==> flow/design.v <==
module SP(
	clk,
	rst_n,
	in_valid,
	in_data,
	in_mode,
	out_valid,
	out_data
);
input clk, rst_n, in_valid;
input [2:0] in_mode;
input [8:0] in_data;
output reg out_valid;
output reg [8:0] out_data;
integer i;
genvar idx;
parameter STATE_IDLE = 3'd0 ;
parameter STATE_MInv = 3'd1 ;
parameter STATE_MMul = 3'd2 ;
parameter STATE_Sort = 3'd3 ;
parameter STATE_Sum  = 3'd4 ;
parameter STATE_OUTPT= 3'd5 ;
reg [2:0] current_state, next_state;
reg [2:0] data_cnt;
reg [2:0] mode;
reg [8:0] a[0:5], b[0:5], c[0:5], d[0:5], e[0:5];
wire [8:0] next_c, next_e;
reg has_sent_b;
wire out_valid_b;
wire [8:0] next_b;
reg has_sent_mod;
reg [1:0] mm_stage;
wire [17:0] mul_in_s0[0:2], mul_in_s1[0:2];
reg [17:0] mul_in[0:2];
wire mul_out_valid[0:2];
wire [8:0] mul_out[0:2];
reg is_mod_finish[0:2];
wire is_all_mod_finish;
reg  [8:0] mul_out_s0[0:2], mul_out_s1[0:2];
reg flag_sort1, flag_sort2;
wire [8:0] next_d0, next_d1, next_d2, next_d3, next_d4, next_d5;
always @(posedge clk or negedge rst_n) begin
	if (!rst_n) 	current_state <= STATE_IDLE ;
	else 			current_state <= next_state ;
end
always @(*) begin
	next_state = current_state ;
	case(current_state)
		STATE_IDLE: begin
			if (data_cnt==6) begin
				if (mode[0]==1) 		next_state = STATE_MInv ;
				else if (mode[1]==1)	next_state = STATE_MMul ;
				else if (mode[2]==1)	next_state = STATE_Sort ;
				else 					next_state = STATE_Sum ;
			end
		end
		STATE_MInv: begin
			if (data_cnt==6) begin
				if (mode[1]==1)			next_state = STATE_MMul ;
				else if (mode[2]==1)	next_state = STATE_Sort ;
				else 					next_state = STATE_Sum ;
			end
		end
		STATE_MMul: begin
			if (mm_stage==3 && is_all_mod_finish==1) begin
				if (mode[2]==1)			next_state = STATE_Sort ;
				else 					next_state = STATE_Sum ;
			end
		end
		STATE_Sort:	if (flag_sort2==1)	next_state = STATE_Sum ;
		STATE_Sum: 	if (mm_stage==1 && is_all_mod_finish==1) 	next_state = STATE_OUTPT ;
		STATE_OUTPT:	if (data_cnt==6)	next_state = STATE_IDLE ;
	endcase
end
always @(posedge clk or negedge rst_n) begin
	if (!rst_n) 	has_sent_b <= 0 ;
	else begin
		if (next_state==STATE_MInv) begin
			if (has_sent_b==0)			has_sent_b <= 1 ;
			else if (out_valid_b==1)	has_sent_b <= 0 ;
		end
		else 	has_sent_b <= 0 ;
	end
end
ModularInversion U_MI( .clk(clk), .rst_n(rst_n), .in_valid( (!has_sent_b)&&(next_state==STATE_MInv) ), .in_a(a[0]), .out_valid(out_valid_b), .out_b(next_b) );
always @(posedge clk or negedge rst_n) begin
	if (!rst_n) 	has_sent_mod <= 0 ;
	else begin
		if (next_state==STATE_MMul || next_state==STATE_Sum) begin
			if (has_sent_mod==0)			has_sent_mod <= 1 ;
			else if (is_all_mod_finish==1)	has_sent_mod <= 0 ;
		end
		else 	has_sent_mod <= 0 ;
	end
end
always @(posedge clk or negedge rst_n) begin
	if (!rst_n) 	mm_stage <= 0 ;
	else begin
		if (next_state==STATE_MMul || next_state==STATE_Sum) begin
			if (is_all_mod_finish==1) 			mm_stage <= mm_stage + 1 ;
		end
		else 	mm_stage <= 0 ;
	end
end
assign mul_in_s0[0] = b[1] * b[2] ;     
assign mul_in_s0[1] = b[3] * b[4] ;     
assign mul_in_s0[2] = b[5] * b[0] ;     
assign mul_in_s1[0] = mul_out_s0[0] * mul_out_s0[1] ;     
assign mul_in_s1[1] = mul_out_s0[1] * mul_out_s0[2] ;     
assign mul_in_s1[2] = mul_out_s0[2] * mul_out_s0[0] ;     
always @(*) begin
	if (next_state==STATE_MMul) begin
		case(mm_stage)
			2'd0: begin
				mul_in[0] = mul_in_s0[0] ;
				mul_in[1] = mul_in_s0[1] ;
				mul_in[2] = mul_in_s0[2] ;
			end
			2'd1: begin
				mul_in[0] = mul_in_s1[0] ;
				mul_in[1] = mul_in_s1[1] ;
				mul_in[2] = mul_in_s1[2] ;
			end
			2'd2: begin
				mul_in[0] = mul_out_s1[0] * b[5] ;		 
				mul_in[1] = mul_out_s1[1] * b[1] ;		 
				mul_in[2] = mul_out_s1[2] * b[3] ;		 
			end
			2'd3: begin
				mul_in[0] = mul_out_s1[0] * b[0] ;		 
				mul_in[1] = mul_out_s1[1] * b[2] ;		 
				mul_in[2] = mul_out_s1[2] * b[4] ;		 
			end
		endcase
	end
	else begin
		case(mm_stage)
			2'd0: begin
				mul_in[0] = a[0] + b[0] + c[0] + d[0] ;
				mul_in[1] = a[2] + b[2] + c[2] + d[2] ;
				mul_in[2] = a[4] + b[4] + c[4] + d[4] ;
			end
			default: begin
				mul_in[0] = a[5] + b[5] + c[5] + d[5] ;
				mul_in[1] = a[1] + b[1] + c[1] + d[1] ;
				mul_in[2] = a[3] + b[3] + c[3] + d[3] ;
			end
		endcase
	end
end
generate
for( idx=0 ; idx<3 ; idx=idx+1) begin : mod_func
	Modular509 U_mod( .clk(clk), .rst_n(rst_n), .in_valid( (!has_sent_mod)&&(next_state==STATE_MMul || next_state==STATE_Sum) ), .in(mul_in[idx]), .out_valid(mul_out_valid[idx]), .out(mul_out[idx]) );
	always @(posedge clk or negedge rst_n) begin
		if (!rst_n) 	is_mod_finish[idx] <= 0 ;
		else begin
			if (mul_out_valid[idx]==1) 		is_mod_finish[idx] <= 1 ;
			else if (is_all_mod_finish==1)	is_mod_finish[idx] <= 0 ;
		end
	end
end
endgenerate
assign is_all_mod_finish = is_mod_finish[0] && is_mod_finish[1] && is_mod_finish[2] ;
generate
for( idx=0 ; idx<3 ; idx=idx+1) begin
	always @(posedge clk or negedge rst_n) begin
		if (!rst_n) 	mul_out_s0[idx] <= 0 ;
		else if (mul_out_valid[idx]==1 && mm_stage==0)	mul_out_s0[idx] <= mul_out[idx] ;     
	end
	always @(posedge clk or negedge rst_n) begin
		if (!rst_n) 	mul_out_s1[idx] <= 0 ;
		else if (mul_out_valid[idx]==1 && mm_stage==1)	mul_out_s1[idx] <= mul_out[idx] ;     
	end
end	
endgenerate
Sort U_Sort( .clk(clk), .rst_n(rst_n), .in0(c[0]), .in1(c[1]), .in2(c[2]), .in3(c[3]), .in4(c[4]), .in5(c[5]), 
			 .out0(next_d0), .out1(next_d1), .out2(next_d2), .out3(next_d3), .out4(next_d4), .out5(next_d5) );
always @(posedge clk or negedge rst_n) begin
	if (!rst_n)		flag_sort1 <= 0 ;
	else begin
		if (current_state==STATE_Sort)	flag_sort1 <= 1 ;
		else 		flag_sort1 <= 0 ;
	end
end
always @(posedge clk or negedge rst_n) begin
	if (!rst_n)		flag_sort2 <= 0 ;
	else 			flag_sort2 <= flag_sort1 ;
end
always @(posedge clk or negedge rst_n) begin
	if (!rst_n) begin
		for( i=0 ; i<6 ; i=i+1 )
			a[i] <= 0 ;
	end
	else begin
		if (in_valid==1) begin
			a[5] <= in_data ;
			for( i=0 ; i<5 ; i=i+1 )
				a[i] <= a[i+1] ;
		end
		else if (out_valid_b==1) begin
			a[5] <= a[0] ;
			for( i=0 ; i<5 ; i=i+1 )
				a[i] <= a[i+1] ;
		end
	end
end
always @(posedge clk or negedge rst_n) begin
	if (!rst_n) begin
		for( i=0 ; i<6 ; i=i+1 )
			b[i] <= 0 ;
	end
	else begin
		if (in_valid==1) begin
			b[5] <= in_data ;
			for( i=0 ; i<5 ; i=i+1 )
				b[i] <= b[i+1] ;
		end
		else if (out_valid_b==1) begin
			b[5] <= next_b ;
			for( i=0 ; i<5 ; i=i+1 )
				b[i] <= b[i+1] ;
		end
	end
end
always @(posedge clk or negedge rst_n) begin
	if (!rst_n) 	c[0] <= 0 ;
	else begin
		if (in_valid==1 || out_valid_b==1) 				c[0] <= c[1] ;
		else if (mm_stage==2 && is_mod_finish[0]==1) 	c[0] <= mul_out[0] ;
	end
end
always @(posedge clk or negedge rst_n) begin
	if (!rst_n) 	c[2] <= 0 ;
	else begin
		if (in_valid==1 || out_valid_b==1) 				c[2] <= c[3] ;
		else if (mm_stage==2 && is_mod_finish[1]==1) 	c[2] <= mul_out[1] ;
	end
end
always @(posedge clk or negedge rst_n) begin
	if (!rst_n) 	c[4] <= 0 ;
	else begin
		if (in_valid==1 || out_valid_b==1) 				c[4] <= c[5] ;
		else if (mm_stage==2 && is_mod_finish[2]==1) 	c[4] <= mul_out[2] ;
	end
end
always @(posedge clk or negedge rst_n) begin
	if (!rst_n) 	c[1] <= 0 ;
	else begin
		if (in_valid==1 || out_valid_b==1) 				c[1] <= c[2] ;
		else if (mm_stage==3 && is_mod_finish[0]==1) 	c[1] <= mul_out[1] ;
	end
end
always @(posedge clk or negedge rst_n) begin
	if (!rst_n) 	c[3] <= 0 ;
	else begin
		if (in_valid==1 || out_valid_b==1) 				c[3] <= c[4] ;
		else if (mm_stage==3 && is_mod_finish[1]==1) 	c[3] <= mul_out[2] ;
	end
end
always @(posedge clk or negedge rst_n) begin
	if (!rst_n) 	c[5] <= 0 ;
	else begin
		if (in_valid==1) 			c[5] <= in_data ;
		else if (out_valid_b==1)	c[5] <= next_b ;
		else if (mm_stage==3 && is_mod_finish[2]==1) 	c[5] <= mul_out[0] ;
	end
end
always @(posedge clk or negedge rst_n) begin
	if (!rst_n) 	d[0] <= 0 ;
	else begin
		if (in_valid==1 || out_valid_b==1) 				d[0] <= d[1] ;
		else if (mm_stage==2 && is_mod_finish[0]==1) 	d[0] <= mul_out[0] ;
		else if (current_state==STATE_Sort)				d[0] <= next_d0 ;
	end
end
always @(posedge clk or negedge rst_n) begin
	if (!rst_n) 	d[2] <= 0 ;
	else begin
		if (in_valid==1 || out_valid_b==1) 				d[2] <= d[3] ;
		else if (mm_stage==2 && is_mod_finish[1]==1) 	d[2] <= mul_out[1] ;
		else if (current_state==STATE_Sort)				d[2] <= next_d2 ;
	end
end
always @(posedge clk or negedge rst_n) begin
	if (!rst_n) 	d[4] <= 0 ;
	else begin
		if (in_valid==1 || out_valid_b==1) 				d[4] <= d[5] ;
		else if (mm_stage==2 && is_mod_finish[2]==1) 	d[4] <= mul_out[2] ;
		else if (current_state==STATE_Sort)				d[4] <= next_d4 ;
	end
end
always @(posedge clk or negedge rst_n) begin
	if (!rst_n) 	d[1] <= 0 ;
	else begin
		if (in_valid==1 || out_valid_b==1) 				d[1] <= d[2] ;
		else if (mm_stage==3 && is_mod_finish[0]==1) 	d[1] <= mul_out[1] ;
		else if (current_state==STATE_Sort)				d[1] <= next_d1 ;
	end
end
always @(posedge clk or negedge rst_n) begin
	if (!rst_n) 	d[3] <= 0 ;
	else begin
		if (in_valid==1 || out_valid_b==1) 				d[3] <= d[4] ;
		else if (mm_stage==3 && is_mod_finish[1]==1) 	d[3] <= mul_out[2] ;
		else if (current_state==STATE_Sort)				d[3] <= next_d3 ;
	end
end
always @(posedge clk or negedge rst_n) begin
	if (!rst_n) 	d[5] <= 0 ;
	else begin
		if (in_valid==1) 			d[5] <= in_data ;
		else if (out_valid_b==1)	d[5] <= next_b ;
		else if (mm_stage==3 && is_mod_finish[2]==1) 	d[5] <= mul_out[0] ;
		else if (current_state==STATE_Sort)				d[5] <= next_d5 ;
	end
end
always @(posedge clk or negedge rst_n) begin
	if (!rst_n) 	e[0] <= 0 ;
	else begin
		if (in_valid==1 || out_valid_b==1) 				e[0] <= e[1] ;
		else if (mm_stage==2 && is_mod_finish[0]==1) 	e[0] <= mul_out[0] ;
		else if (current_state==STATE_Sort)				e[0] <= next_d0 ;
		else if (current_state==STATE_Sum && mm_stage==0 && is_mod_finish[0]==1) 	e[0] <= mul_out[0] ;
	end
end
always @(posedge clk or negedge rst_n) begin
	if (!rst_n) 	e[2] <= 0 ;
	else begin
		if (in_valid==1 || out_valid_b==1) 				e[2] <= e[3] ;
		else if (mm_stage==2 && is_mod_finish[1]==1) 	e[2] <= mul_out[1] ;
		else if (current_state==STATE_Sort)				e[2] <= next_d2 ;
		else if (current_state==STATE_Sum && mm_stage==0 && is_mod_finish[1]==1) 	e[2] <= mul_out[1] ;
	end
end
always @(posedge clk or negedge rst_n) begin
	if (!rst_n) 	e[4] <= 0 ;
	else begin
		if (in_valid==1 || out_valid_b==1) 				e[4] <= e[5] ;
		else if (mm_stage==2 && is_mod_finish[2]==1) 	e[4] <= mul_out[2] ;
		else if (current_state==STATE_Sort)				e[4] <= next_d4 ;
		else if (current_state==STATE_Sum && mm_stage==0 && is_mod_finish[2]==1) 	e[4] <= mul_out[2] ;
	end
end
always @(posedge clk or negedge rst_n) begin
	if (!rst_n) 	e[1] <= 0 ;
	else begin
		if (in_valid==1 || out_valid_b==1) 				e[1] <= e[2] ;
		else if (mm_stage==3 && is_mod_finish[0]==1) 	e[1] <= mul_out[1] ;
		else if (current_state==STATE_Sort)				e[1] <= next_d1 ;
		else if (current_state==STATE_Sum && mm_stage==1 && is_mod_finish[0]==1) 	e[1] <= mul_out[1] ;
	end
end
always @(posedge clk or negedge rst_n) begin
	if (!rst_n) 	e[3] <= 0 ;
	else begin
		if (in_valid==1 || out_valid_b==1) 				e[3] <= e[4] ;
		else if (mm_stage==3 && is_mod_finish[1]==1) 	e[3] <= mul_out[2] ;
		else if (current_state==STATE_Sort)				e[3] <= next_d3 ;
		else if (current_state==STATE_Sum && mm_stage==1 && is_mod_finish[1]==1) 	e[3] <= mul_out[2] ;
	end
end
always @(posedge clk or negedge rst_n) begin
	if (!rst_n) 	e[5] <= 0 ;
	else begin
		if (in_valid==1) 			e[5] <= in_data ;
		else if (out_valid_b==1)	e[5] <= next_b ;
		else if (mm_stage==3 && is_mod_finish[2]==1) 	e[5] <= mul_out[0] ;
		else if (current_state==STATE_Sort)				e[5] <= next_d5 ;
		else if (current_state==STATE_Sum && mm_stage==1 && is_mod_finish[2]==1) 	e[5] <= mul_out[0] ;
	end
end
always @(posedge clk or negedge rst_n) begin
	if (!rst_n)		data_cnt <= 0 ;
	else begin
		if (data_cnt==6) 	data_cnt <= 0 ;
		else if (in_valid==1)	data_cnt <= data_cnt + 1 ;
		else if (out_valid_b==1)	data_cnt <= data_cnt + 1 ;
		else if (next_state==STATE_OUTPT)	data_cnt <= data_cnt + 1 ;
	end
end
always @(posedge clk or negedge rst_n) begin
	if (!rst_n) 	mode <= 0 ;
	else begin
		if (in_valid==1 && data_cnt==0)	
			mode <= in_mode ;
	end
end
always @(posedge clk or negedge rst_n) begin
	if (!rst_n) 	out_valid <= 0 ;
	else begin
		if (next_state==STATE_OUTPT) 	out_valid <= 1 ;
		else 		out_valid <= 0 ;
	end
end
always @(posedge clk or negedge rst_n) begin
	if (!rst_n) 	out_data <= 0 ;
	else begin
		if (next_state==STATE_OUTPT)	out_data <= e[data_cnt];
		else 		out_data <= 0 ;
	end
end
endmodule
module Modular509(clk, rst_n, in_valid, in, out_valid, out);
input clk, rst_n;
input in_valid;
input [17:0] in;
output reg out_valid;
output [8:0] out;
parameter S_IDLE  = 3'd0 ;
parameter S_INPUT = 3'd1 ;
parameter S_CALCU = 3'd2 ;
parameter S_OUTPT = 3'd3 ;
reg [1:0] current_state, next_state;
reg [11:0] in_r;
wire [2:0] overflow;
wire [8:0] nonoverflow;
always @(posedge clk or negedge rst_n) begin
	if (!rst_n) 	current_state <= S_IDLE ;
	else 			current_state <= next_state ;
end
always @(*) begin
	next_state = current_state ;
	case(current_state)
		S_IDLE: 	if (in_valid==1) 	next_state = S_INPUT ;
		S_INPUT: 	next_state = S_CALCU ;
		S_CALCU: 	if (in_r<509)		next_state = S_OUTPT ;
		S_OUTPT: 	next_state = S_IDLE ;
	endcase
end
always @(posedge clk or negedge rst_n) begin
	if (!rst_n) 	in_r <= 0 ;
	else begin
		if (next_state==S_INPUT)		in_r <= in[8:0] + in[17:9]*3 ;
		else if (next_state==S_CALCU)	in_r <= (in_r>=509) ? in_r - 509 : in_r ;
	end
end
always @(posedge clk or negedge rst_n) begin
	if (!rst_n) 	out_valid <= 0 ;
	else begin
		if (next_state==S_OUTPT) 	out_valid <= 1 ;
		else 						out_valid <= 0 ;
	end
end
assign out = in_r ;
endmodule
module ModularInversion(
	clk, 
	rst_n, 
	in_valid, 
	in_a, 
	out_valid, 
	out_b
);
input clk, rst_n;
input in_valid;
input [8:0] in_a;
output reg out_valid;
output reg [8:0] out_b;
parameter S_IDLE  = 2'd0 ;
parameter S_CALCU = 2'd1 ;
parameter S_MODUL = 2'd2 ;
parameter S_OUTPT = 2'd3 ;
reg [2:0] current_state, next_state;
reg [17:0] A, B;
reg [3:0] cnt;
wire out_valid_A, out_valid_B;
wire [8:0] next_A, next_B;
reg is_modA_finish, is_modB_finish;
wire is_mod_finish;
reg flag_sent;
always @(posedge clk or negedge rst_n) begin
	if (!rst_n) 	current_state <= S_IDLE ;
	else 			current_state <= next_state ;
end
always @(*) begin
	next_state = current_state ;
	case(current_state)
		S_IDLE: 	if (in_valid==1) 	next_state = S_CALCU ;
		S_CALCU: 	next_state = S_MODUL ;
		S_MODUL: 	if (is_mod_finish==1)	next_state = (cnt==10) ? S_OUTPT : S_CALCU ;
		S_OUTPT: 	next_state = S_IDLE ;
	endcase
end
Modular509 U_modA( .clk(clk), .rst_n(rst_n), .in_valid( (!flag_sent)&&(next_state==S_MODUL) ), .in(A), .out_valid(out_valid_A), .out(next_A) );
Modular509 U_modB( .clk(clk), .rst_n(rst_n), .in_valid( (!flag_sent)&&(next_state==S_MODUL) ), .in(B), .out_valid(out_valid_B), .out(next_B) );
always @(posedge clk or negedge rst_n) begin
	if (!rst_n) 	is_modA_finish <= 0 ;
	else begin
		if (out_valid_A==1)				is_modA_finish <= 1 ;
		else if (next_state==S_CALCU)	is_modA_finish <= 0 ;
	end
end
always @(posedge clk or negedge rst_n) begin
	if (!rst_n) 	is_modB_finish <= 0 ;
	else begin
		if (out_valid_B==1)				is_modB_finish <= 1 ;
		else if (next_state==S_CALCU)	is_modB_finish <= 0 ;
	end
end
assign is_mod_finish = is_modA_finish && is_modB_finish ;
always @(posedge clk or negedge rst_n) begin
	if (!rst_n) 	flag_sent <= 0 ;
	else begin
		if (next_state==S_MODUL)		flag_sent <= 1 ;
		else if (next_state==S_CALCU)	flag_sent <= 0 ;
	end
end
always @(posedge clk or negedge rst_n) begin
	if (!rst_n) 	cnt <= 0 ;
	else begin
		if (next_state==S_CALCU)		cnt <= cnt + 1 ;
		else if (next_state==S_OUTPT)	cnt <= 0 ;
	end
end
always @(posedge clk or negedge rst_n) begin
	if (!rst_n) 	A <= 0 ;
	else begin
		if (in_valid==1) 						A <= 1 ;
		else if (next_state==S_CALCU && cnt!=3)	A <= A*B ;
		else if (out_valid_A==1)				A <= next_A ;
	end
end
always @(posedge clk or negedge rst_n) begin
	if (!rst_n) 	B <= 0 ;
	else begin
		if (in_valid==1) 				B <= in_a ;
		else if (next_state==S_CALCU)	B <= B*B ;
		else if (out_valid_B==1)		B <= next_B ;
	end
end
always @(posedge clk or negedge rst_n) begin
	if (!rst_n) 	out_valid <= 0 ;
	else begin
		if (next_state==S_OUTPT)	out_valid <= 1 ;
		else 						out_valid <= 0 ;
	end
end
always @(posedge clk or negedge rst_n) begin
	if (!rst_n) 	out_b <= 0 ;
	else begin
		if (next_state==S_OUTPT)	out_b <= A ;
		else 						out_b <= 0 ;
	end
end
endmodule
module Sort(clk, rst_n, in0, in1, in2, in3, in4, in5, out0, out1, out2, out3, out4, out5);
input clk, rst_n;
input [8:0] in0, in1, in2, in3, in4, in5;
output [8:0] out0, out1, out2, out3, out4, out5;
wire [8:0] a[0:3], b[0:2], c[0:3], d[0:2], f[0:3], g[0:1];
reg [8:0] e[0:5];
assign a[0] = ( in0<in1 ) ? in0 : in1 ;
assign a[1] = ( in0<in1 ) ? in1 : in0 ;
assign a[2] = ( a[1]<in2 )? a[1] : in2 ;
assign a[3] = ( a[1]<in2 )? in2 : a[1] ;
assign b[0] = ( a[0]<a[2] ) ? a[0] : a[2] ;
assign b[1] = ( a[0]<a[2] ) ? a[2] : a[0] ;
assign b[2] = a[3] ;
assign c[0] = ( in3<in4 ) ? in3 : in4 ;
assign c[1] = ( in3<in4 ) ? in4 : in3 ;
assign c[2] = ( c[1]<in5 )? c[1] : in5 ;
assign c[3] = ( c[1]<in5 )? in5 : c[1] ;
assign d[0] = ( c[0]<c[2] ) ? c[0] : c[2] ;
assign d[1] = ( c[0]<c[2] ) ? c[2] : c[0] ;
assign d[2] = c[3] ;
always @(posedge clk or negedge rst_n) begin
	if (!rst_n) begin
		e[0] <= 0 ;
		e[1] <= 0 ;
		e[2] <= 0 ;
		e[3] <= 0 ;
		e[4] <= 0 ;
		e[5] <= 0 ;
	end
	else begin
		e[0] <= ( b[0]<d[0] ) ? b[0] : d[0] ;
		e[1] <= ( b[0]<d[0] ) ? d[0] : b[0] ;
		e[2] <= ( b[1]<d[1] ) ? b[1] : d[1] ;
		e[3] <= ( b[1]<d[1] ) ? d[1] : b[1] ;
		e[4] <= ( b[2]<d[2] ) ? b[2] : d[2] ;
		e[5] <= ( b[2]<d[2] ) ? d[2] : b[2] ;
	end
end
assign out0 = e[0] ;
assign out5 = e[5] ;
assign f[0] = ( e[1]<e[2] ) ? e[1] : e[2] ;
assign f[1] = ( e[1]<e[2] ) ? e[2] : e[1] ;
assign f[2] = ( e[3]<e[4] ) ? e[3] : e[4] ;
assign f[3] = ( e[3]<e[4] ) ? e[4] : e[3] ;
assign out1 = f[0] ;
assign out4 = f[3] ;
assign g[0] = ( f[1]<f[2] ) ? f[1] : f[2] ;
assign g[1] = ( f[1]<f[2] ) ? f[2] : f[1] ;
assign out2 = g[0] ;
assign out3 = g[1] ;
endmodule
Hand-over note for SP

---- Step by step through the tools: SP ----
Tool output for the design above before and after an edit, in the order of the flow.
"original" refers to lines of the RTL above, "edited" to lines of the edited file.
"difference" is "edited" less "original", of the values as shown.
Operators: Yosys type, input widths -> output width; for muxes data width and select width s.
Cell names lack the library's common part.
Not given: -
set-up
  design top .............................. SP
  clock input ............................. clk
  standard-cell library ................... sky130hd
  corner .................................. tt_025C_1v80

---- Edit of the RTL ----
The edit as a unified diff against the file above.
The edit is scripted: it alters the design's behaviour and was not made to optimise anything.
begin of diff
@@ -137,5 +137,5 @@
 		case(mm_stage)
 			2'd0: begin
-				mul_in[0] = a[0] + b[0] + c[0] + d[0] ;
+				mul_in[0] = a[0] * b[0] + c[0] + d[0] ;
 				mul_in[1] = a[2] + b[2] + c[2] + d[2] ;
 				mul_in[2] = a[4] + b[4] + c[4] + d[4] ;
end of diff

---- Word level ----
Yosys after proc, flatten, opt, wreduce and memory -nomap, before mapping. Print and check cells are not counted. Equal cells are merged and count once.
bit counts
  item                   original  edited  difference
  bits in registers      537       537     0
  bits of input ports    15        15      0
  output and inout bits  10        10      0
operators by class
  item                           original  edited  difference
  $add $sub $neg                 31        30      -1
  $mul                           19        20      +1
  order comparisons              22        22      0
  equality and inequality tests  62        62      0
  multiplexer cells              197       197     0
  reduce/logical cells           83        83      0
operators by type and width
  cell           original  edited  difference
  $add 18x9->18  0         2       +2
  $mux 12        18        17      -1
  $mul 9x9->18   12        13      +1
  $mux 18        9         10      +1
  $add 10x9->11  6         5       -1
  $add 11x9->12  6         5       -1
  $add 9x9->10   6         5       -1
Unchanged operator kinds not shown: 40.

---- Longest topological paths ----
Longest topological path by Yosys (ltp), each cell counted once; first at word level (registers and memories cut), then after technology mapping (sequential cells cut; the memories' decode and read muxes count).
depth
  item                           original  edited  difference
  depth in word-level cells      16        16      0
  ABC_AREA                       0         0       -
  mapped depth                   47        44      -3
  gate-level depth less buffers  43        38      -5

---- Netlist ----
Yosys stat after the flow's synthesis: flattened, memories mapped to cells. It holds for the ABC_AREA given above (unset counts as 0); a run with the other value may have another netlist.
synthesis totals
  item                             original  edited   difference
  cells in the netlist             9102      9435     +333
  mapped area (um^2)               78230.0   80830.0  +2600.0
  area of sequential cells (um^2)  13797.0   13797.0  0.0
  flip-flops                       551       551      0
  buffers                          472       493      +21
cells by type
  cell      original  edited  difference
  inv_1     1477      1569    +92
  nand2_1   1259      1351    +92
  fa_1      933       980     +47
  ha_1      820       866     +46
  and2_1    633       658     +25
  clkbuf_1  425       449     +24
  mux2i_1   167       186     +19
  xor2_1    63        82      +19
  nand3_1   67        82      +15
  a31oi_1   66        51      -15
  a21oi_1   516       503     -13
  o21a_1    44        31      -13
  or3_1     23        36      +13
  nor2_1    420       410     -10
  and3_1    25        35      +10
  mux2_1    0         10      +10
  nor3_1    75        84      +9
  a22oi_1   22        31      +9
Unchanged cell types not shown: 16.
The list need not be complete.
The figures by module come from a second, unflattened synthesis with its own total; it is not the netlist above.
second synthesis, totals
  item                                            original  edited   difference
  cells (unflattened synthesis)                   9037      9432     +395
  area total of the unflattened synthesis (um^2)  78345.1   81284.2  +2939.1
Rows give one instance, submodules left out.
modules, original
  module            times used  cells  area (um^2)
  SP                1           6105   52529.1
  ModularInversion  1           1285   11531.1
  Modular509        5           175    1575.3
  Sort              1           772    6408.6
modules, edited
  module            times used  cells  area (um^2)
  SP                1           6500   55468.2
  ModularInversion  1           1285   11531.1
  Modular509        5           175    1575.3
  Sort              1           772    6408.6

---- Path before layout ----
OpenSTA on the mapped netlist: ideal clock, no wires. The path of least setup slack (recovery checks aside). Input and output delay are each 20% of the period. Register names are those of the netlist, which keeps one name where synthesis merged equal registers.
timing path after synthesis
  item                               original                 edited                   difference
  path kind                          register to register     register to register     -
  from                               register c[4][5]         register c[4][4]         -
  to                                 register U_Sort.e[0][4]  register U_Sort.e[2][1]  -
  clock period (ps)                  9000                     9000                     0
  library setup time (ps)            79                       128                      +49
  launch time at the first pin (ps)  0                        0                        0
  data arrival time (ps)             8073                     8262                     +189
  setup slack (ps)                   848                      611                      -237
  path delay (ps)                    8152                     8390                     +238
  driving pins on the path           42                       38                       -4
  buffers on the path                5                        6                        +1
  synthesis period reached (ps)      8152                     8389                     +237
"path delay" is the arrival time less input delay plus setup time.
"driving pins on the path" counts driving pins, that of a launching flip-flop among them; a cell with two outputs on the path counts twice.
"synthesis period reached" = period - worst setup slack (recovery checks aside). The figure is calculated, with input and output delays left at 20% of the set period.
Between the ends stands the longest chain of elaborated cells between them, by number of cells; it is not shown to be the way that was timed. Of several equally long chains one is given.
Each line given opens the expression or statement behind the cell; cells for indexed reads and writes are added by Yosys, which also makes memories of some case tables.
A register here has more assigning lines than the two given.
between the ends, after synthesis, original
  path through ............................ dfrtp_1 inv_1 ha_1 and4_1 a2111oi_0 o21a_1 o21ba_2 clkbuf_1 clkbuf_1 mux2_2 ha_1 a21o_1 a21o_1 a21oi_1 o21ai_0 a31oi_1 buf_2 a21oi_1 [6 not listed] o211ai_1 nor2_2 clkbuf_1 nor2_1 a21oi_1 ha_1 a21oi_1 nor2b_1 o21ai_0 nand2b_1 a21oi_1 nor2b_1 o21ai_0 nand2b_1 a21o_1 a21oi_4 buf_4 mux2i_1
  length of the longest elaborated chain .. 8
  elaborated cells between the ends (all ways) .. 9
  classes of those cells .................. compare: 4; mux: 5
RTL lines, path after synthesis, original
  item             RTL line  RTL
  start, declared  26        reg [8:0] a[0:5], b[0:5], c[0:5], d[0:5], e[0:5];
  start, assigned  242       if (in_valid==1 || out_valid_b==1) c[4] <= c[5] ;
  start, assigned  243       else if (mm_stage==2 && is_mod_finish[2]==1) c[4] <= mul_out[2] ;
  $lt 9x9->1       560       assign c[1] = ( in3<in4 ) ? in4 : in3 ;
  $mux 9           560
  $lt 9x9->1       561       assign c[2] = ( c[1]<in5 )? c[1] : in5 ;
  $mux 9           561
  $lt 9x9->1       563       assign d[0] = ( c[0]<c[2] ) ? c[0] : c[2] ;
  $mux 9           563
  $lt 9x9->1       576       e[0] <= ( b[0]<d[0] ) ? b[0] : d[0] ;
  $mux 9           576
  end, assigned    568       e[0] <= 0 ;
  end, assigned    576
  end, declared    551       reg [8:0] e[0:5];
between the ends, after synthesis, edited
  path through ............................ dfrtp_1 inv_1 ha_1 a21o_1 a21o_1 a22o_1 o41ai_4 clkbuf_1 buf_2 mux2_2 ha_1 nand4_1 or2_2 o31ai_2 buf_4 mux2i_1 ha_1 a21o_1 [2 not listed] o21ai_1 o41a_1 clkbuf_1 buf_1 a21oi_1 ha_1 a21oi_1 nor2b_1 o21ai_0 nand2b_1 a21oi_1 nor2b_1 o21ai_0 nand2b_1 a21o_1 nand2b_1 buf_4 mux2_1
  length of the longest elaborated chain .. 8
  elaborated cells between the ends (all ways) .. 9
  classes of those cells .................. compare: 4; mux: 5
RTL lines, path after synthesis, edited
  item             RTL line  RTL
  start, declared  26        reg [8:0] a[0:5], b[0:5], c[0:5], d[0:5], e[0:5];
  start, assigned  242       if (in_valid==1 || out_valid_b==1) c[4] <= c[5] ;
  start, assigned  243       else if (mm_stage==2 && is_mod_finish[2]==1) c[4] <= mul_out[2] ;
  $lt 9x9->1       560       assign c[1] = ( in3<in4 ) ? in4 : in3 ;
  $mux 9           560
  $lt 9x9->1       561       assign c[2] = ( c[1]<in5 )? c[1] : in5 ;
  $mux 9           561
  $lt 9x9->1       564       assign d[1] = ( c[0]<c[2] ) ? c[2] : c[0] ;
  $mux 9           564
  $lt 9x9->1       578       e[2] <= ( b[1]<d[1] ) ? b[1] : d[1] ;
  $mux 9           578
  end, assigned    570       e[2] <= 0 ;
  end, assigned    578
  end, declared    551       reg [8:0] e[0:5];

---- Worst path after layout ----
From the final timing report of the runs of pair A: the path of least setup slack in the routed layout; clock arrival at registers is part of the times.
The path's times are printed in steps of 10 ps; the period is the one set.
timing path after layout
  item                               original                            edited                   difference
  path kind                          register to register                register to register     -
  from                               register b[1][5]                    register c[4][4]         -
  to                                 register mod_func[0].U_mod.in_r[9]  register U_Sort.e[1][8]  -
  clock period (ps)                  9000                                9000                     0
  library setup time (ps)            110                                 120                      +10
  launch time at the first pin (ps)  700                                 690                      -10
  data arrival time (ps)             9030                                9010                     -20
  setup slack (ps)                   560                                 540                      -20
  driving pins on the path           29                                  32                       +3
  buffers on the path                0                                   3                        +3
Between the ends stands the longest chain of elaborated cells between them, by number of cells; it is not shown to be the way that was timed. Of several equally long chains one is given.
A register here has more assigning lines than the two given.
between the ends, after layout, original
  path through ............................ dfrtp_1 nand2_1 fa_1 inv_1 fa_1 inv_1 fa_1 fa_1 inv_1 ha_1 a2111oi_0 o21ai_1 a41oi_1 xnor2_1 a221oi_2 and2_1 nor2_1 ha_1 a31oi_1 mux2i_1 xor2_1 ha_1 nor2b_1 o21a_1 o21ai_0 nand2b_1 a21oi_1 xnor2_1 a31o_1
  length of the longest elaborated chain .. 6
  elaborated cells between the ends (all ways) .. 6
  classes of those cells .................. add/sub: 1; mul: 2; mux: 3
RTL lines, path after layout, original
  item             RTL line  RTL
  start, declared  26        reg [8:0] a[0:5], b[0:5], c[0:5], d[0:5], e[0:5];
  start, assigned  216       b[i] <= b[i+1] ;
  start, assigned  221       b[i] <= b[i+1] ;
  $mul 9x9->18     105       assign mul_in_s0[0] = b[1] * b[2] ;
  $pmux 18 s4      113       case(mm_stage)
  $mux 18          112       if (next_state==STATE_MMul) begin
  $mul 9x2->11     433       if (next_state==S_INPUT) in_r <= in[8:0] + in[17:9]*3 ;
  $add 9x12->12    433
  $mux 12          433
  end, assigned    433
  end, assigned    434       else if (next_state==S_CALCU) in_r <= (in_r>=509) ? in_r - 509 : in_r ;
  end, declared    414       reg [11:0] in_r;
between the ends, after layout, edited
  path through ............................ dfrtp_1 inv_1 ha_1 a21o_1 a21o_1 a22o_1 o41ai_4 buf_12 mux2_2 ha_1 nand4_1 or2_2 o31ai_4 mux2i_1 ha_1 a21o_1 a21o_1 a2111oi_0 o21ai_1 o41a_1 buf_4 o21ai_0 ha_1 a21o_1 a21o_1 a21oi_1 nand2_1 a41oi_1 a21oi_1 o31ai_4 buf_12 mux2_1
  length of the longest elaborated chain .. 8
  elaborated cells between the ends (all ways) .. 9
  classes of those cells .................. compare: 4; mux: 5
RTL lines, path after layout, edited
  item             RTL line  RTL
  start, declared  26        reg [8:0] a[0:5], b[0:5], c[0:5], d[0:5], e[0:5];
  start, assigned  242       if (in_valid==1 || out_valid_b==1) c[4] <= c[5] ;
  start, assigned  243       else if (mm_stage==2 && is_mod_finish[2]==1) c[4] <= mul_out[2] ;
  $lt 9x9->1       560       assign c[1] = ( in3<in4 ) ? in4 : in3 ;
  $mux 9           560
  $lt 9x9->1       561       assign c[2] = ( c[1]<in5 )? c[1] : in5 ;
  $mux 9           561
  $lt 9x9->1       563       assign d[0] = ( c[0]<c[2] ) ? c[0] : c[2] ;
  $mux 9           563
  $lt 9x9->1       577       e[1] <= ( b[0]<d[0] ) ? d[0] : b[0] ;
  $mux 9           577
  end, assigned    569       e[1] <= 0 ;
  end, assigned    577
  end, declared    551       reg [8:0] e[0:5];

---- Measured runs ----
Runs of the flow (Yosys, OpenROAD) on both versions; the two runs of a pair have the same settings. The constraints put input and output delay at 20% of the set period each and load the outputs with 0.01 pF.
flow settings, pair A
  period_ns ............................... 9.0
  CAP_MARGIN .............................. 20
  CORE_MARGIN ............................. 2
  CORE_UTILIZATION ........................ 40
  SLEW_MARGIN ............................. 20
measured results, pair A
  item                                    original  edited    difference
  chip area in the Yosys report (um^2)    78230.0   80830.0   +2600.0
  die size (um^2)                         199130.0  205685.0  +6555.0
  standard-cell area after layout (um^2)  84131.9   86962.2   +2830.3
  utilization after routing (%)           43.2      43.2      0.0
  smallest setup slack (ps)               561       544       -17
  total negative setup slack (ps)         0         0         0
  smallest hold slack (ps)                349       350       +1
  total power of the final layout (mW)    16.953    17.083    +0.130
  achieved period (ps)                    8439      8456      +17
flow settings, pair B
  CELL_PAD_IN_SITES_DETAIL_PLACEMENT ...... 0
  CORE_ASPECT_RATIO ....................... 0.67
  CORE_UTILIZATION ........................ 62
  CTS_CLUSTER_SIZE ........................ 28
  HOLD_SLACK_MARGIN ....................... 0.22
  PLACE_DENSITY_LB_ADDON .................. 0.04
  TNS_END_PERCENT ......................... 60
  period_ns ............................... 11.9
  CAP_MARGIN .............................. 20
  CORE_MARGIN ............................. 2
  SLEW_MARGIN ............................. 20
measured results, pair B
  item                                    original  edited    difference
  chip area in the Yosys report (um^2)    78230.0   80830.0   +2600.0
  die size (um^2)                         129092.0  133334.0  +4242.0
  standard-cell area after layout (um^2)  82053.7   84532.3   +2478.6
  utilization after routing (%)           65.7      65.3      -0.4
  smallest setup slack (ps)               2691      2021      -670
  total negative setup slack (ps)         0         0         0
  smallest hold slack (ps)                359       350       -9
  total power of the final layout (mW)    12.705    12.457    -0.248
  achieved period (ps)                    9209      9879      +670
"achieved period" is the run's clock period less its worst setup slack. It is reckoned from that one timing run; input and output delays stay at 20% of the period that was set.
By "total power of the final layout" is meant OpenSTA's value without simulated activity: inputs other than the clock are taken to toggle once in ten clock periods, and the tool carries that through the logic.

End of note.
